==> flow/design.v <==
module multiplier
  (
   input                     clk,
   input                     rst,
   input                     en,
   input [BITS-1:0]          data_a,
   input [BITS-1:0]          data_b,
   output reg [(BITS*2)-1:0] result,
   output                    done
   );
   parameter BITS = 16;
   localparam STATE_IDLE     = 0;
   localparam STATE_MULTIPLY = 1;
   reg                    state;
   reg [$clog2(BITS)-1:0] mul_counter;
   reg [BITS-1:0]         data_a_reg;
   reg [(BITS*2)-1:0]     data_b_reg;
   assign done = (STATE_IDLE == state) && !en;
   always @ (posedge clk) begin
      case (state)
         STATE_IDLE: begin
            if (en) begin
               mul_counter <= 0;
               data_a_reg <= data_a;
               data_b_reg <= { {BITS{1'b0}}, data_b };
               result <= 0;
               state <= STATE_MULTIPLY;
            end
         end
         STATE_MULTIPLY: begin
            if (mul_counter == BITS - 1) begin
               state <= STATE_IDLE;
            end else begin
               mul_counter <= mul_counter + 1;
            end
            data_a_reg <= data_a_reg >> 1;
            data_b_reg <= data_b_reg << 1;
            if (data_a_reg[0]) begin
               result <= result + data_b_reg;
            end
         end
      endcase
      if (rst) begin
         state <= STATE_IDLE;
      end
   end
endmodule
module divider
  (
   input                 clk,
   input                 rst,
   input                 en,
   input [BITS-1:0]      dividend,
   input [BITS-1:0]      divisor,
   output reg [BITS-1:0] quotient,
   output [BITS-1:0]     remainder,
   output                done
   );
   parameter BITS = 16;
   localparam STATE_IDLE   = 0;
   localparam STATE_DIVIDE = 1;
   reg                    state;
   reg [$clog2(BITS)-1:0] div_counter;
   reg [(BITS-1)*2:0]     dividend_reg;
   reg [(BITS-1)*2:0]     divisor_reg;
   assign done = (STATE_IDLE == state) && !en;
   assign remainder = dividend_reg[BITS-1:0];
   always @ (posedge clk) begin
      case (state)
        STATE_IDLE: begin
           if (en) begin
              div_counter <= 0;
              dividend_reg <= { {BITS-1{1'b0}}, dividend };
              divisor_reg <= { divisor, {BITS-1{1'b0}} };
              quotient <= 0;
              state <= STATE_DIVIDE;
           end
        end
        STATE_DIVIDE: begin
           if (div_counter == BITS - 1) begin
              state <= STATE_IDLE;
           end else begin
              div_counter <= div_counter + 1;
           end
           divisor_reg <= divisor_reg >> 1;
           if (dividend_reg < divisor_reg) begin
              quotient <= quotient << 1;
           end else begin
              quotient <= (quotient << 1) | 1'b1;
              dividend_reg <= dividend_reg - divisor_reg;
           end
        end
      endcase
      if (rst) begin
         state <= STATE_IDLE;
      end
   end
endmodule
module processor
  (
   input                        clk,
   input                        rst,
   input                        boot_done,
   output reg [11:0]            status_digits,
   output reg                   halted,
   output reg [16-1:0]  instr_ptr,
   input                        instr_valid,
   input [32-1:0]      cur_instr,
   output reg                   cache_wr_en,
   output reg [16-1:0]  cache_wr_addr,
   output reg [16-1:0]  cache_wr_data,
   input                        cache_wr_done,
   output reg                   cache_rd_en,
   output reg [16-1:0]  cache_rd_addr,
   input [16-1:0]       cache_rd_data,
   input                        cache_rd_done,
   input                        pixel_wr_done,
   output reg                   pixel_en,
   output reg [7:0]             pixel_rgb,
   output reg [7:0]             pixel_x,
   output reg [7:0]             pixel_y,
   input [16-1:0]       rnd,
   output reg                   ms_time_rst,
   input [16-1:0]       ms_time,
   input [142-1:0] buf_inputs
   );
   reg [16-1:0]  registers [16-1:0];
   reg                   overflow_flag;
   reg                   carry_flag;
   reg                   zero_flag;
   reg                   sign_flag;
   wire [7:0]            opcode = cur_instr[31:24];
   wire [7:0]            arg1 = cur_instr[23:16];
   wire [7:0]            arg2 = cur_instr[15:8];
   wire [3:0]            reg1 = arg1[3:0];
   wire [3:0]            reg2 = arg2[3:0];
   wire [16-1:0] dest = registers[reg1];
   wire [16-1:0] src  = registers[reg2];
   wire [15:0]           argA = cur_instr[23:8];
   wire [15:0]           argB = cur_instr[15:0];
   wire signed [16-1:0] signed_dest = dest;
   reg [3:0]             load_reg;
   reg                       multiply_en;
   reg [16-1:0]      multiply_data_a;
   reg [16-1:0]      multiply_data_b;
   wire [(16*2)-1:0] multiply_result;
   wire                      multiply_done;
   multiplier #(.BITS(16)) multiplier_
     (
      .clk(clk),
      .rst(rst),
      .en(multiply_en),
      .data_a(multiply_data_a),
      .data_b(multiply_data_b),
      .result(multiply_result),
      .done(multiply_done)
      );
   reg                   divide_en;
   reg [16-1:0]  dividend;
   reg [16-1:0]  divisor;
   wire [16-1:0] quotient;
   wire [16-1:0] remainder;
   wire                  divide_done;
   divider #(.BITS(16)) divider_
     (
      .clk(clk),
      .rst(rst),
      .en(divide_en),
      .dividend(dividend),
      .divisor(divisor),
      .quotient(quotient),
      .remainder(remainder),
      .done(divide_done)
      );
   localparam [3:0] STATE_PRE_BOOT   = 0;
   localparam [3:0] STATE_HALT       = 1;
   localparam [3:0] STATE_EXECUTING  = 2;
   localparam [3:0] STATE_WR_WAIT    = 3;
   localparam [3:0] STATE_PIXEL_WAIT = 4;
   localparam [3:0] STATE_RD_WAIT    = 5;
   localparam [3:0] STATE_RET_WAIT   = 6;
   localparam [3:0] STATE_MULTIPLY   = 7;
   localparam [3:0] STATE_DIVIDE     = 8;
   reg [3:0]            state;
   always @ (posedge clk) begin
      cache_wr_en <= 0;
      cache_rd_en <= 0;
      pixel_en <= 0;
      multiply_en <= 0;
      divide_en <= 0;
      ms_time_rst <= 0;
      case (state)
        STATE_PRE_BOOT: begin
           if (boot_done) begin
              state <= STATE_EXECUTING;
           end
        end
        STATE_HALT: begin
           halted <= 1;
        end
        STATE_EXECUTING: begin
           halted <= 0;
           if (instr_valid) begin
              execute();
           end
        end
        STATE_WR_WAIT: begin
           if (cache_wr_done) begin
              state <= STATE_EXECUTING;
           end
        end
        STATE_PIXEL_WAIT: begin
           if (pixel_wr_done) begin
              state <= STATE_EXECUTING;
           end
        end
        STATE_RD_WAIT: begin
           if (cache_rd_done) begin
              registers[load_reg] <= cache_rd_data;
              state <= STATE_EXECUTING;
           end
        end
        STATE_RET_WAIT: begin
           if (cache_rd_done) begin
              instr_ptr <= cache_rd_data + 32 / 8;
              state <= STATE_EXECUTING;
           end
        end
        STATE_MULTIPLY: begin
           if (multiply_done) begin
              registers[load_reg] <= multiply_result[16-1:0];
              state <= STATE_EXECUTING;
           end
        end
        STATE_DIVIDE: begin
           if (divide_done) begin
              registers[load_reg] <= quotient;
              state <= STATE_EXECUTING;
           end
        end
      endcase
      if (rst) begin
         state <= STATE_PRE_BOOT;
         status_digits <= 0;
         halted <= 0;
         instr_ptr <= 0;
         cache_wr_en <= 0;
         cache_rd_en <= 0;
         pixel_en <= 0;
         pixel_rgb <= 0;
         ms_time_rst <= 0;
         multiply_en <= 0;
         divide_en <= 0;
         overflow_flag <= 0;
         carry_flag <= 0;
         zero_flag <= 0;
         sign_flag <= 0;
      end
   end
   task execute;
      reg [16:0] result;
      begin
         result = 0;
         instr_ptr <= instr_ptr + 32 / 8;
         case (opcode)
           8'h00: begin
           end
           8'h01: begin
              registers[reg1] <= buf_inputs[src];
           end
           8'h02: begin
              if (cache_wr_done) begin
                 push(instr_ptr);
                 instr_ptr <= argA;
              end else begin
                 instr_ptr <= instr_ptr;
              end
           end
           8'h03: begin
              if (cache_rd_done) begin
                 pop();
                 registers[4'b0] <= registers[4'b0] - arg1 - 16 / 8;
                 state <= STATE_RET_WAIT;
              end else begin
                 instr_ptr <= instr_ptr;
              end
           end
           8'h04: begin
              if (cache_rd_done) begin
                 read(src);
              end else begin
                 instr_ptr <= instr_ptr;
              end
           end
           8'h05: begin
              if (cache_rd_done) begin
                 read(argB);
              end else begin
                 instr_ptr <= instr_ptr;
              end
           end
           8'h06: begin
              registers[reg1] <= src;
           end
           8'h07: begin
              registers[reg1] <= argB;
           end
           8'h08: begin
              if (cache_wr_done) begin
                 push(dest);
              end else begin
                 instr_ptr <= instr_ptr;
              end
           end
           8'h09: begin
              if (cache_rd_done) begin
                 pop();
              end else begin
                 instr_ptr <= instr_ptr;
              end
           end
           8'h0A: begin
              result = dest + src;
              registers[reg1] <= result[16-1:0];
           end
           8'h0B: begin
              result = dest - src;
              registers[reg1] <= result[16-1:0];
           end
           8'h0C: begin
              if (multiply_done) begin
                 multiply_en <= 1;
                 multiply_data_a <= dest;
                 multiply_data_b <= src;
                 state <= STATE_MULTIPLY;
                 load_reg <= reg1;
              end else begin
                 instr_ptr <= instr_ptr;
              end
           end
           8'h0D: begin
              if (divide_done) begin
                 divide_en <= 1;
                 dividend <= dest;
                 divisor <= src;
                 state <= STATE_DIVIDE;
                 load_reg <= reg1;
              end else begin
                 instr_ptr <= instr_ptr;
              end
           end
           8'h0E: begin
              registers[reg1] <= dest & src;
           end
           8'h0F: begin
              registers[reg1] <= dest | src;
           end
           8'h10: begin
              registers[reg1] <= dest ^ src;
           end
           8'h11: begin
              registers[reg1] <= dest << src;
           end
           8'h12: begin
              registers[reg1] <= signed_dest >>> src;
           end
           8'h13: begin
              registers[reg1] <= dest >> src;
           end
           8'h14: begin
              result = dest - src;
           end
           8'h15: begin
              result = { 1'b0, dest & src };
           end
           8'h16: begin
              pixel_rgb <= dest[7:0];
           end
           8'h17: begin
              if (pixel_wr_done) begin
                 pixel_en <= 1;
                 pixel_x <= dest[7:0];
                 pixel_y <= src[7:0];
                 state <= STATE_PIXEL_WAIT;
              end else begin
                 instr_ptr <= instr_ptr;
              end
           end
           8'h18: begin
              if (cache_wr_done) begin
                 write(dest, src);
              end else begin
                 instr_ptr <= instr_ptr;
              end
           end
           8'h19: begin
              if (cache_wr_done) begin
                 write(dest, argB);
              end else begin
                 instr_ptr <= instr_ptr;
              end
           end
           8'h1A: begin
              registers[reg1] <= ms_time;
           end
           8'h1B: begin
              ms_time_rst <= 1;
           end
           8'h1C: begin
              registers[reg1] <= rnd;
           end
           8'h30: begin
              instr_ptr <= dest;
           end
           8'h31: begin
              instr_ptr <= argA;
           end
           8'h32: begin
              if (zero_flag) begin
                 instr_ptr <= argA;
              end
           end
           8'h33: begin
              if (!zero_flag) begin
                 instr_ptr <= argA;
              end
           end
           8'h34: begin
              if (!zero_flag && sign_flag == overflow_flag) begin
                 instr_ptr <= argA;
              end
           end
           8'h35: begin
              if (sign_flag == overflow_flag) begin
                 instr_ptr <= argA;
              end
           end
           8'h36: begin
              if (!carry_flag && !zero_flag) begin
                 instr_ptr <= argA;
              end
           end
           8'h37: begin
              if (!carry_flag) begin
                 instr_ptr <= argA;
              end
           end
           8'h38: begin
              if (sign_flag != overflow_flag) begin
                 instr_ptr <= argA;
              end
           end
           8'h39: begin
              if (sign_flag != overflow_flag || zero_flag) begin
                 instr_ptr <= argA;
              end
           end
           8'h3A: begin
              if (carry_flag) begin
                 instr_ptr <= argA;
              end
           end
           8'h3B: begin
              if (carry_flag || zero_flag) begin
                 instr_ptr <= argA;
              end
           end
           8'h3C: begin
              if (overflow_flag) begin
                 instr_ptr <= argA;
              end
           end
           8'h3D: begin
              if (!overflow_flag) begin
                 instr_ptr <= argA;
              end
           end
           8'h3E: begin
              if (sign_flag) begin
                 instr_ptr <= argA;
              end
           end
           8'h3F: begin
              if (!sign_flag) begin
                 instr_ptr <= argA;
              end
           end
           default: begin
              status_digits <= 12'h700 | opcode;
              state <= STATE_HALT;
           end
         endcase
         if (8'h14 == opcode || 8'h15 == opcode ||
             8'h0A == opcode || 8'h0B == opcode) begin
            set_flags(result);
         end else begin
            clear_flags();
         end
      end
   endtask
   task write;
      input [16-1:0] data;
      input [16-1:0] addr;
      begin
         cache_wr_en <= 1;
         cache_wr_addr <= addr;
         cache_wr_data <= data;
         state <= STATE_WR_WAIT;
      end
   endtask
   task read;
      input [16-1:0] addr;
      begin
         load_reg <= reg1;
         cache_rd_en <= 1;
         cache_rd_addr <= addr;
         state <= STATE_RD_WAIT;
      end
   endtask
   task push;
      input [16-1:0] push_data;
      reg [16-1:0]   new_stack_ptr;
      begin
         new_stack_ptr = registers[4'b0] + 16 / 8;
         write(push_data, new_stack_ptr);
         registers[4'b0] <= new_stack_ptr;
      end
   endtask
   task pop;
      reg [16-1:0] stack_ptr;
      begin
         stack_ptr = registers[4'b0];
         read(stack_ptr);
         registers[4'b0] <= stack_ptr - 2;
      end
   endtask;
   task set_flags;
      input [16:0] result;
      begin
         if (8'h0A == opcode) begin
            overflow_flag <= (dest[16-1] &
                              src[16-1] &
                              ~result[16-1]) |
                             (~dest[16-1] &
                              ~src[16-1] &
                              result[16-1]);            
         end else if (8'h0B == opcode || 8'h14 == opcode) begin
            overflow_flag <= (dest[16-1] &
                              ~src[16-1] &
                              ~result[16-1]) |
                             (~dest[16-1] &
                              src[16-1] &
                              result[16-1]);
         end else begin
            overflow_flag <= 0;
         end
         carry_flag <= result[16];
         zero_flag <= (0 == result[16-1:0]);
         sign_flag <= result[16-1];
      end
   endtask
   task clear_flags;
      begin
         overflow_flag <= 0;
         carry_flag <= 0;
         zero_flag <= 0;
         sign_flag <= 0;
      end
   endtask
endmodule
Subject: tool reports on processor

Hi,

======== Tool chain data of processor ========
Module processor before and after one edit of its RTL, step after step.
"original" refers to lines of the RTL above, "edited" to lines of the edited file.
"change" is "edited" less "original", of the values as shown; "relative change" is that difference over "original", in percent.
Operators: Yosys type, input widths -> output width; for muxes data width and select width s.
Cell names lack the library's common part.
A cell with n/a has no value.
inputs
  top module .............................. processor
  clock input ............................. clk
  standard-cell library ................... sky130hd
  library corner .......................... tt_025C_1v80

======== Edit of the RTL ========
Unified diff, file above to edited file.
The edit is scripted, without regard to the design's behaviour, which it may alter; it was not made to optimise anything.
begin of diff
@@ -119,5 +119,5 @@
    output reg [7:0]             pixel_rgb,
    output reg [7:0]             pixel_x,
-   output reg [7:0]             pixel_y,
+   output reg [6:0]             pixel_y,
    input [16-1:0]       rnd,
    output reg                   ms_time_rst,
end of diff

======== Elaborated design ========
Yosys after proc, flatten, opt, wreduce and memory -nomap, before mapping. Memory bits, and registers merged into a memory's read port (data or address), are not among the register bits. Print and check cells are not counted.
Yosys's memory passes give these memory sizes; they may raise the number of words (mostly to a power of two), join words into wider ones and drop unused or constant bits.
cells by class
  element                           original  edited  change  relative change (%)
  add/sub/neg operators             12        12      0       0.00
  reductions and logical operators  57        57      0       0.00
  div/mod/pow operators             0         0       0       n/a
  equality and inequality tests     95        95      0       0.00
  shift operators                   4         4       0       0.00
  magnitude comparators             1         1       0       0.00
  $mul                              0         0       0       n/a
  bitwise logic cells               44        44      0       0.00
  multiplexer cells                 237       237     0       0.00
Operator kinds equal on both sides are left out: 79.
storage and ports
  element                          original  edited  change  relative change (%)
  memory bits (writable)           256       256     0       0.00
  bits in latches                  0         0       0       n/a
  ROM bits                         0         0       0       n/a
  flip-flop bits (word level)      348       347     -1      -0.29
  elaborated cells                 486       486     0       0.00
  word width x clocked read ports  0         0       0       n/a
  memories kept                    1         1       0       0.00
  output and inout bits            105       104     -1      -0.95
  input bits                       229       229     0       0.00
memories
  element                                  original               edited
  words x width with read and write ports  registers 16x16 r3 w1  registers 16x16 r3 w1

======== Depth ========
Longest topological path by Yosys (ltp), each cell counted once; first at word level (registers and memories cut), then after technology mapping (sequential cells cut; the memories' decode and read muxes count).
logic depth
  element                       original  edited  change  relative change (%)
  word-level depth              18        18      0       0.00
  ABC_AREA                      0         0       n/a     n/a
  depth in mapped cells         23        24      +1      +4.35
  mapped depth without buffers  18        18      0       0.00

======== Netlist ========
The flow's flattened synthesis, as Yosys stat reports it; memories are mapped. The netlist is that of the ABC_AREA named above (0 if unset); the other value can give another one.
synthesis totals
  element                         original  edited    change  relative change (%)
  buffers                         207       210       +3      +1.45
  mapped area (um^2)              35,690.5  35,507.8  -182.7  -0.51
  standard cells after synthesis  3,210     3,197     -13     -0.40
  mapped flip-flops               577       576       -1      -0.17
cells by type
  type      original  edited  change  relative change (%)
  mux2i_1   114       56      -58     -50.88
  a21oi_1   180       155     -25     -13.89
  o21ai_0   142       166     +24     +16.90
  mux2_2    91        69      -22     -24.18
  o221ai_1  11        33      +22     +200.00
  nor3_1    54        70      +16     +29.63
  a221o_1   24        8       -16     -66.67
  a31oi_1   29        43      +14     +48.28
  xnor2_1   82        70      -12     -14.63
  o211ai_1  19        31      +12     +63.16
  mux4_2    145       134     -11     -7.59
  mux4_1    0         11      +11     n/a
  a22oi_1   73        63      -10     -13.70
  and2_1    62        72      +10     +16.13
  a221oi_2  0         10      +10     n/a
  buf_2     40        31      -9      -22.50
  nor2_1    271       263     -8      -2.95
  a22o_1    10        18      +8      +80.00
Cell types equal on both sides are left out: 8.
The list need not be complete.
The figures by module come from a second, unflattened synthesis with its own total; it is not the netlist above.
second synthesis, totals
  element                              original  edited    change  relative change (%)
  cells (unflattened synthesis)        3,614     3,704     +90     +2.49
  area (unflattened synthesis) (um^2)  39,232.6  39,416.6  +184.0  +0.47
Rows give one instance, submodules left out.
modules, original
  module                area (um^2)  seq. area (um^2)  cells  instances
  processor             28,746.3     12,712.2          2,656  1
  divider (BITS=16)     5,266.3      2,482.4           488    1
  multiplier (BITS=16)  5,220.0      2,542.4           470    1
modules, edited
  module                area (um^2)  seq. area (um^2)  cells  instances
  processor             28,930.2     12,682.2          2,746  1
  divider (BITS=16)     5,266.3      2,482.4           488    1
  multiplier (BITS=16)  5,220.0      2,542.4           470    1

======== Path before layout ========
Source: OpenSTA report_checks on the synthesized netlist (no wires, ideal clock, input and output delay 20% of the period each), path of least setup slack; recovery checks are left aside. Register names are those of the netlist, which keeps one name where synthesis merged equal registers.
timing path post-synthesis
  element                              original                 edited                   change  relative change (%)
  path kind                            in2reg                   in2reg                   n/a     n/a
  start point                          input cur_instr[16]      input cur_instr[8]       n/a     n/a
  end point                            memory registers[0][15]  memory registers[0][15]  n/a     n/a
  library setup time (ns)              0.302                    0.489                    +0.187  n/a
  delay of the path (ns)               5.356                    6.487                    +1.131  +21.12
  data required time (ns)              8.698                    8.511                    -0.187  -2.15
  time at the first pin (ns)           1.800                    1.800                    0.000   0.00
  stages on the path                   20                       23                       +3      +15.00
  input delay (ns)                     1.800                    1.800                    0.000   0.00
  buffers on the path                  4                        8                        +4      +100.00
  path slack (ns)                      1.844                    0.713                    -1.131  n/a
  period (ns)                          9.0                      9.0                      0.0     0.00
  arrival time (ns)                    6.854                    7.798                    +0.944  +13.77
  period reached after synthesis (ns)  7.156                    8.287                    +1.131  +15.80
"delay of the path" is the arrival time less input delay plus setup time.
"stages on the path": output pins that drive a net of the path, with the launching flip-flop's if there is one; two outputs of one cell count as two.
"period reached after synthesis" = period - worst setup slack (recovery checks aside). The figure is calculated, with input and output delays left at 20% of the set period.
The rows between start and end are the longest chain of elaborated cells between them; the timing report does not say that the signal goes this way. Where chains are equally long, one stands for them.
A line is the first line of the expression or statement that the cell stems from. Yosys adds cells for indexed reads and writes and turns some case tables into memories.
The chain passes a memory read, where the word-level depth is cut; so it can be longer than that depth.
original: Ways into the end's enable are left out, as the timed path ends at the data pin.
on the way, post-synthesis, original
  cells stage by stage .................... buf_2 > buf_2 > buf_2 > buf_2 > mux4_2 > a22oi_1 > nand2_1 > inv_1 > ha_1 > or2_2 > a221oi_1 > o22ai_1 > o41ai_1 > o41ai_1 > o31ai_2 > nand2_1 > a221o_1 > o311ai_1 > nand2_1 > a31oi_1
  cells in the longest elaborated chain ... 17
  elaborated cells on any way between the ends .. 54
  classes of those cells .................. add/sub (4); shift (3); mux (43); logic (3); memory (1)
ends and longest elaborated chain, post-synthesis, original
  element          line  text
  start, declared  108   input [32-1:0]      cur_instr,
  $mem_v2 16x16    127   reg [16-1:0]  registers [16-1:0];
  $add 16x16->17   323   result = dest + src;
  $mux 16          265   case (opcode)
  $mux 16          203   if (instr_valid) begin
  $mux 16          192   case (state)
  $mux 16 x12      n/a
  end, declared    127
Some nets on the timed path still bear RTL names; the line given drives or declares the net.
named nets, post-synthesis, original
  signal   line  text
  dest[1]  137   wire [16-1:0] dest = registers[reg1];
on the way, post-synthesis, edited
  cells stage by stage .................... buf_6 > buf_6 > buf_6 > buf_4 > mux4_2 > mux2i_1 > nand2_1 > nand2_1 > buf_2 > clkbuf_1 > clkbuf_1 > ha_1 > clkbuf_1 > a41o_1 > nor4_1 > nor2_1 > a41oi_1 > o21ai_0 > o221ai_1 > a21oi_1 > nor2_1 > nor4_1 > a2111oi_0
ends and longest elaborated chain, post-synthesis, edited
  element          line  text
  start, declared  108   input [32-1:0]      cur_instr,
  end, declared    127   reg [16-1:0]  registers [16-1:0];
edited: Chain of elaborated cells between the ends: none given.

======== Path in the finished layout ========
Path of least setup slack in the final report of each run of pair 1 (OpenROAD, finished layout, wires in). Where an end is a register, its clock arrival counts in the times.
timing path after layout
  element                     original                 edited                   change  relative change (%)
  path kind                   in2reg                   in2reg                   n/a     n/a
  start point                 input cur_instr[18]      input cur_instr[10]      n/a     n/a
  end point                   memory registers[8][15]  memory registers[13][9]  n/a     n/a
  data required time (ns)     7.98                     7.92                     -0.06   -0.75
  library setup time (ns)     0.17                     0.25                     +0.08   n/a
  stages on the path          18                       20                       +2      +11.11
  period (ns)                 7.52                     7.52                     0.00    0.00
  input delay (ns)            1.50                     1.50                     0.00    0.00
  path slack (ns)             0.75                     0.53                     -0.22   n/a
  buffers on the path         2                        5                        +3      +150.00
  time at the first pin (ns)  1.50                     1.50                     0.00    0.00
  arrival time (ns)           7.23                     7.38                     +0.15   +2.07
The rows between start and end are the longest chain of elaborated cells between them; the timing report does not say that the signal goes this way. Where chains are equally long, one stands for them.
The chain passes a memory read, where the word-level depth is cut; so it can be longer than that depth.
original: Ways into the end's enable are left out, as the timed path ends at the data pin.
on the way, after layout, original
  cells stage by stage .................... clkdlybuf4s50_1 > and2_1 > a22oi_1 > nand2_1 > inv_1 > ha_1 > or2_2 > a221oi_1 > o22ai_1 > o41ai_1 > o41ai_1 > o31ai_2 > nand2_1 > a221o_1 > o311ai_1 > nand2_1 > a31oi_1 > buf_4
  cells in the longest elaborated chain ... 17
  elaborated cells on any way between the ends .. 54
  classes of those cells .................. add/sub (4); shift (3); mux (43); logic (3); memory (1)
ends and longest elaborated chain, after layout, original
  element          line  text
  start, declared  108   input [32-1:0]      cur_instr,
  $mem_v2 16x16    127   reg [16-1:0]  registers [16-1:0];
  $add 16x16->17   323   result = dest + src;
  $mux 16          265   case (opcode)
  $mux 16          203   if (instr_valid) begin
  $mux 16          192   case (state)
  $mux 16 x12      n/a
  end, declared    127
Some nets on the timed path still bear RTL names; the line given drives or declares the net.
named nets, after layout, original
  signal   line  text
  dest[1]  137   wire [16-1:0] dest = registers[reg1];
on the way, after layout, edited
  cells stage by stage .................... clkdlybuf4s50_1 > buf_4 > mux2i_1 > nor2_1 > nor2_4 > ha_1 > o21bai_1 > a2111oi_0 > buf_4 > o21bai_1 > a21o_1 > buf_4 > a21oi_1 > xnor2_1 > nor2_1 > nor4_1 > nand4_1 > o211ai_1 > o211ai_1 > buf_12
ends and longest elaborated chain, after layout, edited
  element          line  text
  start, declared  108   input [32-1:0]      cur_instr,
  end, declared    127   reg [16-1:0]  registers [16-1:0];
edited: Chain of elaborated cells between the ends: none given.

======== Measured runs ========
Both versions went through the flow (Yosys, OpenROAD) with the same settings in each pair. Constraints: input delay and output delay 20% of the set period each, output load 0.01 pF.
flow settings, pair 1
  CORE_UTILIZATION ........................ 40
  PLACE_DENSITY ........................... 0.6
  period_ns ............................... 7.52
  CAP_MARGIN .............................. 20
  CORE_MARGIN ............................. 2
  SLEW_MARGIN ............................. 20
results, pair 1
  element                                  original  edited    change  relative change (%)
  power consumption (µW)                   8,230     8,332     +102    +1.24
  summed negative setup slack (ns)         0.000     0.000     0.000   n/a
  utilization of the finished layout (%)   49.1      49.6      +0.5    n/a
  reached clock period (ns)                6.775     6.986     +0.211  +3.11
  synthesized cell area (um^2)             35,690.5  35,507.8  -182.7  -0.51
  area inside the die boundary (um^2)      91,630.3  91,167.8  -462.5  -0.50
  setup slack of the critical path (ns)    0.745     0.534     -0.211  n/a
  standard-cell area after routing (um^2)  43,382.9  43,778.2  +395.3  +0.91
  worst hold slack (ns)                    0.450     0.457     +0.007  n/a
By "reached clock period" is meant the clock period of the run minus its worst setup slack. This is arithmetic on one report: input and output delays are still those of the set period (20% each).
By "power consumption" is meant OpenSTA's value without simulated activity: inputs other than the clock are taken to toggle once in ten clock periods, and the tool carries that through the logic.

Regards
